==> flow/design.v <==
`timescale 1ps/1ps
module geofence ( clk,reset,X,Y,valid,is_inside);
  input clk;
  input reset;
  input [9:0] X;
  input [9:0] Y;
  output reg valid;
  output reg is_inside;
  reg me;
  reg  signed [11:0] ma,mb;
  wire signed [23:0] mo; 
  wire mv;
  multi_div #(
    .SIZE_A(12),
    .SIZE_B(12),
    .SIGNED(1),
    .STEP_SIZE(1) 
  ) multi_u1(
    .clk(clk),.reset(reset),
    .en(me),
    .select(1'b0),
    .a(ma),
    .b(mb),
    .P(mo),
    .div_zero(),
    .Valid(mv),
    .Busy()
  );
  reg [2:0] state;
  reg [2:0] state_counter_0,state_counter_1;
  reg [2:0] state_step;
  reg [9:0] check_point [1:0];
  reg [9:0] geofence_point [5:0][1:0];
  reg       check_signed;
  reg signed [26:0] DATA_REG;
  parameter READ_DATA     = 0;
  parameter SORT_POINT    = 1;
  parameter CHECK_IN_SIDE = 2;
  parameter DATA_OUT      = 3;
  integer i;
  always @(posedge clk or posedge reset) begin
    if (reset) begin
      state <= READ_DATA;
      state_step <= 0;
      state_counter_0 <= 0;
      state_counter_1 <= 0;
      me <= 0;
      is_inside <= 1;
    end else begin
      case (state)
        READ_DATA:begin
          if(state_counter_0==0)begin
            check_point[0] <= X;
            check_point[1] <= Y;
            state_counter_0 <= state_counter_0 + 1;
          end
          else begin
            if(state_counter_0 == 6)begin
              state <= SORT_POINT;
              state_counter_0 <= 1;
              state_counter_1 <= 2;
              me <= 0;
            end
            else state_counter_0 <= state_counter_0 + 1;
            geofence_point[state_counter_0-1][0] <= X;
            geofence_point[state_counter_0-1][1] <= Y;
          end 
        end
        SORT_POINT:begin
          case(state_step)
            0:begin
              ma <= (geofence_point[state_counter_0][0] - geofence_point[0][0]) ;  
              mb <= (geofence_point[state_counter_1][1] - geofence_point[0][1]) ;  
              me <= 1;
              state_step <= state_step + 1;
            end
            1:begin
              me <= 0;
              if(mv)begin
                me <= 1;
                DATA_REG <= mo; 
                state_step <= state_step + 1;
                ma <= (geofence_point[state_counter_0][1] - geofence_point[0][1]) ;  
                mb <= (geofence_point[state_counter_1][0] - geofence_point[0][0]) ;  
              end
            end
            2:begin
              me <= 0;
              if(mv)begin
                DATA_REG <= $signed($signed(DATA_REG)-$signed(mo));
                state_step <= state_step + 1;
              end
            end
            3:begin
                if( $signed(DATA_REG) <= 0 )begin
                  geofence_point[state_counter_0][0] <= geofence_point[state_counter_1][0]; 
                  geofence_point[state_counter_0][1] <= geofence_point[state_counter_1][1]; 
                  geofence_point[state_counter_1][0] <= geofence_point[state_counter_0][0]; 
                  geofence_point[state_counter_1][1] <= geofence_point[state_counter_0][1]; 
                end
              state_step <= state_step + 1;
            end
            4:begin
              if(state_counter_0==4)begin
                state <= CHECK_IN_SIDE;
                state_counter_0 <= 0;
                state_counter_1 <= 0;
              end
              else if(state_counter_1==5)begin
                state_counter_0 <= state_counter_0 + 1;
                state_counter_1 <= state_counter_0 + 2;
              end 
              else begin
                state_counter_1 <= state_counter_1 + 1;
              end
              state_step <= 0;
            end
          endcase
        end
        CHECK_IN_SIDE:begin
          case(state_step)
            0:begin 
              ma <= (geofence_point[state_counter_0][0] - check_point[0] );
              mb <= (geofence_point[ ((state_counter_0+1)==6 ? 0:(state_counter_0+1)) ][1] - geofence_point[state_counter_0][1] );
              me <= 1;
              state_step <= state_step + 1;
            end
            1:begin
              me <= 0;
              if(mv)begin
                DATA_REG <= mo;
                state_step <= state_step + 1;
              end
            end
            2:begin
              ma <= (geofence_point[state_counter_0][1] - check_point[1] );
              mb <= (geofence_point[ ((state_counter_0+1)==6 ? 0:(state_counter_0+1)) ][0] - geofence_point[state_counter_0][0]);
              me <= 1;
              state_step <= state_step + 1;
            end
            3:begin
              me <= 0;
              if(mv)begin
                if(state_counter_0==0) begin
                  check_signed <= (($signed(DATA_REG)-$signed(mo))>0)? 1:0;
                  state_counter_0 <= state_counter_0 + 1;
                end
                else begin
                  if(check_signed != ((($signed(DATA_REG)-$signed(mo))>0)? 1:0) )begin
                    is_inside <= 0;
                    state <= DATA_OUT;
                  end else if(state_counter_0==5)begin
                    state <= DATA_OUT;
                  end else begin
                    state_counter_0 <= state_counter_0 + 1;
                  end
                end
                state_step <= 0;
              end
            end
          endcase
        end
        default begin
          state <= READ_DATA;
          state_step <= 0;
          state_counter_0 <= 0;
          state_counter_1 <= 0;
          me <= 0;
          is_inside <= 1;
        end
      endcase
    end
  end
  always@(*)begin
    valid <= (state == DATA_OUT) ? 1'b1:1'b0;
  end
endmodule
module multi_div
#(
  parameter SIZE_A = 128,
  parameter SIZE_B = 64,
  parameter SIGNED = 0,
  parameter STEP_SIZE = 1 
)(
  input wire clk,reset,
  input wire en,
  input wire select,
  input wire [SIZE_A-1:0] a,
  input wire [SIZE_B-1:0] b,
  output reg [SIZE_A+SIZE_B-1:0] P,
  output reg div_zero,
  output reg Valid,
  output reg Busy
);
  parameter READ_IN       = 0,
            CALCULATE     = 1,
            PREPARE_DATA  = 2,
            DATA_OUT      = 3;
  reg [1:0] state;
  reg [9:0] state_counter;
  reg neg_signed;
  reg [SIZE_A-1:0] data_b;
  reg [SIZE_A+SIZE_B:0] r;   
  always@(*)begin
    Valid <= (state == DATA_OUT) ? 1'b1:1'b0;
    Busy  <= (state == CALCULATE || state == PREPARE_DATA) ? 1'b1:1'b0;
  end
  always@(posedge clk or posedge reset)begin
    if(reset)begin
      state <= READ_IN;
      state_counter <= 0;
    end else begin
      case(state)
        READ_IN   :begin
          if(en)begin
            if(select && b==0)begin
              state <= DATA_OUT;
              div_zero <= 1;
            end else begin
              state <= CALCULATE;
              div_zero <= 0;
            end 
            state_counter <= 0;
          end  
        end
        CALCULATE :begin
          if(state_counter == (SIZE_A/STEP_SIZE)-1)begin
            state <= PREPARE_DATA;
            state_counter <= 0;
          end
          else begin
            state_counter <= state_counter + 1;
          end
        end
        PREPARE_DATA:begin
          state <= DATA_OUT;
          state_counter <= 0;
        end
        DATA_OUT  :begin
          state <= READ_IN;
          state_counter <= 0;
        end
        default begin
          state <= READ_IN;
          state_counter <= 0;
        end
      endcase
    end
  end
  reg [SIZE_A-1:0] na;
  reg [SIZE_B-1:0] nb;
  reg in_select;
  integer i;
  always@(posedge clk or posedge reset)begin
    if(reset)begin
      r = 0;
      data_b = 0;
			P = 0;
      neg_signed = 0;
    end else begin
      case(state)
        READ_IN   :begin
          if(en)begin
            if(SIGNED)begin
              neg_signed = a[SIZE_A-1] ^ b[SIZE_B-1];
              na = a[SIZE_A-1] ? -a:a;
              nb = b[SIZE_B-1] ? -b:b;
            end
            else begin
              na = a;
              nb = b;
            end
            r = {na,1'b0,{SIZE_B{1'b0}}};
            data_b = nb;
            in_select = select;
          end  
        end
        CALCULATE :begin
          for(i=0;i<STEP_SIZE;i=i+1)begin 
          	r = r[SIZE_A+SIZE_B] ? ((r<<1)+data_b) : (r<<1);
          end
        end
        PREPARE_DATA:begin
          P = r[SIZE_A+SIZE_B-1:0];
          if(neg_signed)begin
            P = -P;
          end
        end
      endcase
    end
  end
endmodule
# [Reports on geofence]
# Tool output for the design above, in the order of the flow.
# Lines are those of the file above, counted from 1.
# Operators carry their Yosys type and port widths (W data, S select, Z words).
# Cell names lack the library's common part.
# The mark - stands for no value.
[setup] top_module="geofence" clock_port="clk" lib="sky130hd" corner="tt_025C_1v80"

# [Word level]
# Counts by Yosys on the flattened word-level netlist (proc, flatten, opt, wreduce). Print and check cells are left out.
[bits] regBits=280 in_bits=22 output_inout_bits=2 elab_cells=447
[classes] add_sub_neg=28 n_cmp=2 n_eq=132 n_mux=201 logic=5 n_reduce_logical=49
[ops] cell="$mux W10" count=113
[ops] cell="$pmux W10 S12" count=3
[ops] cell="$pmux W10 S2" count=12
[ops] cell="$pmux W10 S6" count=3
[ops] cell="$pmux W12 S2" count=6
[ops] cell="$pmux W27 S2" count=2
[ops] cell="$sub A10 B10 Y11" count=8
[ops] cell="$reduce_and A7 Y1" count=12
[ops] cell="$mux W3" count=27
[ops] cell="$mux W27" count=3
[ops] cell="$eq A4 B3 Y1 const B" count=17
[ops] cell="$eq A4 B4 Y1 const B" count=16
[ops] cell="$ne A3 B3 Y1 const B" count=20
[ops] cell="$pmux W3 S3" count=6
[ops] cell="$pmux W25 S2" count=1
[ops] cell="$mux W25" count=2
[ops] cell="$mux W12" count=4
[ops] cell="$eq A3 B3 Y1 const B" count=13
[ops] cell="$eq A3 B2 Y1 const B" count=12
[ops] cell="$ne A5 B5 Y1 const B" count=7
[ops] cell="$ne A2 B2 Y1 const B" count=17
[ops] cell="$eq A4 B2 Y1 const B" count=8
[ops] cell="$logic_not A4 Y1" count=8
[ops] cell="$pmux W10 S3" count=1
[ops] cell="$sub A27 B24 Y28" count=1
[ops] cell="$gt A28 B1 Y1 const B" count=1
[ops] cell="$le A27 B1 Y1 const B" count=1
[ops] cell="$sub A27 B24 Y27" count=1
# Other operator kinds: 40; their cells: 92.

# [Logic depth]
# Yosys ltp: most cells in a row. Word level: on the elaborated netlist, between registers, memories and ports. Mapped: between sequential cells and ports; inverters and the memories' decode and read muxes count.
[depth] word_depth=12 ABC_AREA=0 ltp_mapped=28 depth_no_buf=26

# [Netlist]
# Yosys stat after the flow's synthesis: flattened, memories mapped to cells. It holds for the ABC_AREA given above (unset counts as 0); a run with the other value may have another netlist.
# The area totals of this step are shown rounded.
[types] cell="edfxtp_1" count=190 area_total_um2=5.71E+03
[types] cell="dfrtp_1" count=88 area_total_um2=2.2E+03
[types] cell="ha_1" count=144 area_total_um2=1.8E+03
[types] cell="nand2_1" count=442 area_total_um2=1.66E+03
[types] cell="o21ai_0" count=238 area_total_um2=1.19E+03
[types] cell="a21oi_1" count=207 area_total_um2=1.04E+03
[types] cell="mux2i_1" count=79 area_total_um2=790.758
[types] cell="inv_1" count=168 area_total_um2=630.605
[types] cell="nor2_1" count=163 area_total_um2=611.837
[types] cell="o211ai_1" count=81 area_total_um2=608.083
[types] cell="clkbuf_1" count=138 area_total_um2=517.997
[types] cell="xnor2_1" count=57 area_total_um2=499.229
[types] cell="mux2_2" count=43 area_total_um2=484.214
[types] cell="xor2_1" count=55 area_total_um2=481.712
[types] cell="a221o_1" count=46 area_total_um2=460.442
[types] cell="nand2b_1" count=44 area_total_um2=275.264
[types] cell="nand3_1" count=54 area_total_um2=270.259
[types] cell="a222oi_1" count=26 area_total_um2=260.25
# Other cell types: 76; their cells: 566.
[synth_totals] stdcells=2829 synth_area_um2=23700 seqArea_um2=7986 ff_cells=281 buffers=189
# By module: a second synthesis without flattening, with its own total; a netlist apart from the flattened one above.
[unflattened] hier_cells=2854 area_unflattened_um2=24010
# Rows give one instance, submodules left out.
[modules] module="geofence" n_inst=1 cells=2303 mod_area_um2=19200 seq_area_um2=6083
[modules] module="multi_div" n_inst=1 cells=551 mod_area_um2=4802 seq_area_um2=1933

# [Worst setup path after synthesis]
# OpenSTA on the mapped netlist: ideal clock, no wires. The path of least setup slack (recovery checks aside). Input and output delay are each 20% of the period. Register names are those of the netlist, which keeps one name where synthesis merged equal registers.
[synth_path] path_type="input to register" start="input port reset" end="register ma[0]" clock_period_ps=5500 in_delay_ps=1100 setup_time_ps=522 t_first_pin_ps=1100 t_arrival_ps=6984 t_required_ps=4978 slack_ps=-2005 delay_ps=6406 driving_pins=3 n_path_buf=0 period_less_setup_slack_ps=7505
# "delay_ps" is the arrival time less input delay plus setup time.
# "driving_pins": output pins that drive a net of the path, with the launching flip-flop's if there is one; two outputs of one cell count as two.
# "period_less_setup_slack_ps" = period - worst setup slack (recovery checks aside). The figure is calculated, with input and output delays left at 20% of the set period.
# Between the ends stands the longest chain of elaborated cells between them, by number of cells; it is not shown to be the way that was timed. Of several equally long chains one is given.
# A line is the first line of the expression or statement that the cell stems from. Yosys adds cells for indexed reads and writes and turns some case tables into memories.
# A register here has more assigning lines than the two given.
[synth_between] path_cell_list="inv_1 o21ai_0 a2111oi_0" elab_chain_cells=2 cells_between=2 cone_lines=0 cone_classes="logic: 1; reduce/logical: 1"
[synth_rtl] item="start: declaration" line_no=4 rtl="input reset;"
[synth_rtl] item="$not A1 Y1"
[synth_rtl] item="$reduce_and A5 Y1"
[synth_rtl] item="end: assignment" line_no=72 rtl="ma <= (geofence_point[state_counter_0][0] - geofence_point[0][0]) ;"
[synth_rtl] item="end: assignment" line_no=83 rtl="ma <= (geofence_point[state_counter_0][1] - geofence_point[0][1]) ;"
[synth_rtl] item="end: declaration" line_no=10 rtl="reg  signed [11:0] ma,mb;"

# [Path in the finished layout]
# From the final timing report of run A: the path of least setup slack in the routed layout; clock arrival at registers is part of the times.
# The path's times are printed in steps of 10 ps; the period is the one set.
[layout_path] path_type="register to register" start="register state_counter_0[1]" end="register mb[8]" clock_period_ps=5500 setup_time_ps=290 t_first_pin_ps=560 t_arrival_ps=5390 t_required_ps=5770 slack_ps=380 driving_pins=27 n_path_buf=1
# Between the ends stands the longest chain of elaborated cells between them, by number of cells; it is not shown to be the way that was timed. Of several equally long chains one is given.
# A register here has more assigning lines than the two given.
[layout_between] path_cell_list="dfrtp_2 ha_1 nor2b_1 nor2_1 or2_1 nor2_1 a21oi_2 nor2b_1 buf_4 a22oi_1 nand2_1 nor2_1 o21ai_0 o31ai_1 ha_1 fa_1 nor2b_1 o21ai_0 a21boi_1 o21ai_0 nand2b_1 and2_1 o21a_1 nor2_1 xnor2_1 o21ai_0 a21boi_0" elab_chain_cells=12 cells_between=59 cone_classes="add/sub: 7; eq/ne: 33; mux: 15; reduce/logical: 4"
[layout_rtl] item="start: declaration" line_no=30 rtl="reg [2:0] state_counter_0,state_counter_1;"
[layout_rtl] item="start: assignment" line_no=55 rtl="state_counter_0 <= state_counter_0 + 1;"
[layout_rtl] item="start: assignment" line_no=64 rtl="else state_counter_0 <= state_counter_0 + 1;"
[layout_rtl] item="$add A3 B1 Y4" line_no=137 rtl="mb <= (geofence_point[ ((state_counter_0+1)==6 ? 0:(state_counter_0+1)) ][0] - geofence_point[state_counter_0] ..."
[layout_rtl] item="$eq A4 B3 Y1" line_no=137
[layout_rtl] item="$mux W3" line_no=137
[layout_rtl] item="$sub A3 B3 Y3" line_no=137
[layout_rtl] item="$add A4 B1 Y4" line_no=137
[layout_rtl] item="$eq A4 B4 Y1" line_no=137
[layout_rtl] item="$pmux W10 S12" line_no=137
[layout_rtl] item="$mux W10" line_no=121 rtl="case(state_step)"
[layout_rtl] item="$mux W10" line_no=50 rtl="case (state)"
[layout_rtl] item="$sub A10 B10 Y11" line_no=137
[layout_rtl] item="$pmux W12 S2" line_no=121
[layout_rtl] item="$pmux W12 S2" line_no=50
[layout_rtl] item="end: assignment" line_no=73 rtl="mb <= (geofence_point[state_counter_1][1] - geofence_point[0][1]) ;"
[layout_rtl] item="end: assignment" line_no=84 rtl="mb <= (geofence_point[state_counter_1][0] - geofence_point[0][0]) ;"
[layout_rtl] item="end: declaration" line_no=10 rtl="reg  signed [11:0] ma,mb;"

Subject: geofence on sky130hd, stored results

Hello all,

Top module geofence; platform sky130hd; tools Yosys and OpenROAD; 2 stored runs in no particular order. Input and output delays are each 20% of the period that was set; the output load is 0.01 pF.
By "achieved_clock_period_ps" is meant the clock period of the run minus its worst setup slack. This is arithmetic on one report: input and output delays are still those of the set period (20% each).
"totalPower_mw" rests on the timing tool's default activity at the inputs, not on a simulated workload.
Results are given in rounded form.

[flow] run A: files
==> flow/run.sh <==
#!/bin/bash
# the make line also repeats the synthesis and layout settings of config.mk as NAME=value (left out here)
make -C /OpenROAD-flow-scripts/flow DESIGN_CONFIG=/design/flow/config.mk WORK_HOME=/design/flow/orfs CLKGATE_MAP_FILE= finish
==> flow/config.mk <==
export PLATFORM = sky130hd
export DESIGN_NAME = geofence
export DESIGN_NICKNAME = geofence
export VERILOG_FILES = /design/flow/design.v
export SDC_FILE = /design/flow/constraint.sdc
export NUM_CORES = 4
export LEC_CHECK = 0
export CAP_MARGIN = 20
export CELL_PAD_IN_SITES_GLOBAL_PLACEMENT = 1
export CORE_MARGIN = 2
export CORE_UTILIZATION = 40
export GPL_ROUTABILITY_DRIVEN = 0
export PLACE_DENSITY_LB_ADDON = 0.07
export SLEW_MARGIN = 20
==> flow/constraint.sdc <==
create_clock -name core_clock -period 5.5 [get_ports {clk}]
set_input_delay 1.1000 -clock core_clock [delete_from_list [all_inputs] [get_ports {clk}]]
set_output_delay 1.1000 -clock core_clock [all_outputs]
set_load 0.01 [all_outputs]

[flow] run A: metrics
[metrics] post_synth_area_um2 = 23700
[metrics] die_um2 = 61220
[metrics] worst_setup_slack_ps = 383
[metrics] ws_hold_ps = 468
[metrics] totalPower_mw = 4.672
[metrics] achieved_clock_period_ps = 5117
[metrics] finalUtil_pct = 44.3

[flow] run B: files
==> flow/run.sh <==
#!/bin/bash
# the make line also repeats the synthesis and layout settings of config.mk as NAME=value (left out here)
make -C /OpenROAD-flow-scripts/flow DESIGN_CONFIG=/design/flow/config.mk WORK_HOME=/design/flow/orfs CLKGATE_MAP_FILE= finish
==> flow/config.mk <==
export PLATFORM = sky130hd
export DESIGN_NAME = geofence
export DESIGN_NICKNAME = geofence
export VERILOG_FILES = /design/flow/design.v
export SDC_FILE = /design/flow/constraint.sdc
export NUM_CORES = 4
export LEC_CHECK = 0
export ABC_AREA = 0
export CAP_MARGIN = 15
export CELL_PAD_IN_SITES_GLOBAL_PLACEMENT = 0
export CORE_ASPECT_RATIO = 0.9
export CORE_MARGIN = 2
export CORE_UTILIZATION = 40
export CTS_CLUSTER_DIAMETER = 122
export CTS_CLUSTER_SIZE = 97
export GPL_ROUTABILITY_DRIVEN = 1
export GPL_TIMING_DRIVEN = 0
export HOLD_SLACK_MARGIN = -0.02
export MAX_ROUTING_LAYER = met4
export MIN_ROUTING_LAYER = met2
export PLACE_DENSITY_LB_ADDON = 0.29
export SETUP_SLACK_MARGIN = -0.38
export SLEW_MARGIN = 20
==> flow/constraint.sdc <==
create_clock -name core_clock -period 5.18 [get_ports {clk}]
set_input_delay 1.0360 -clock core_clock [delete_from_list [all_inputs] [get_ports {clk}]]
set_output_delay 1.0360 -clock core_clock [all_outputs]
set_load 0.01 [all_outputs]

[flow] run B: no final report: routing broke off with GRT-0116

Thanks
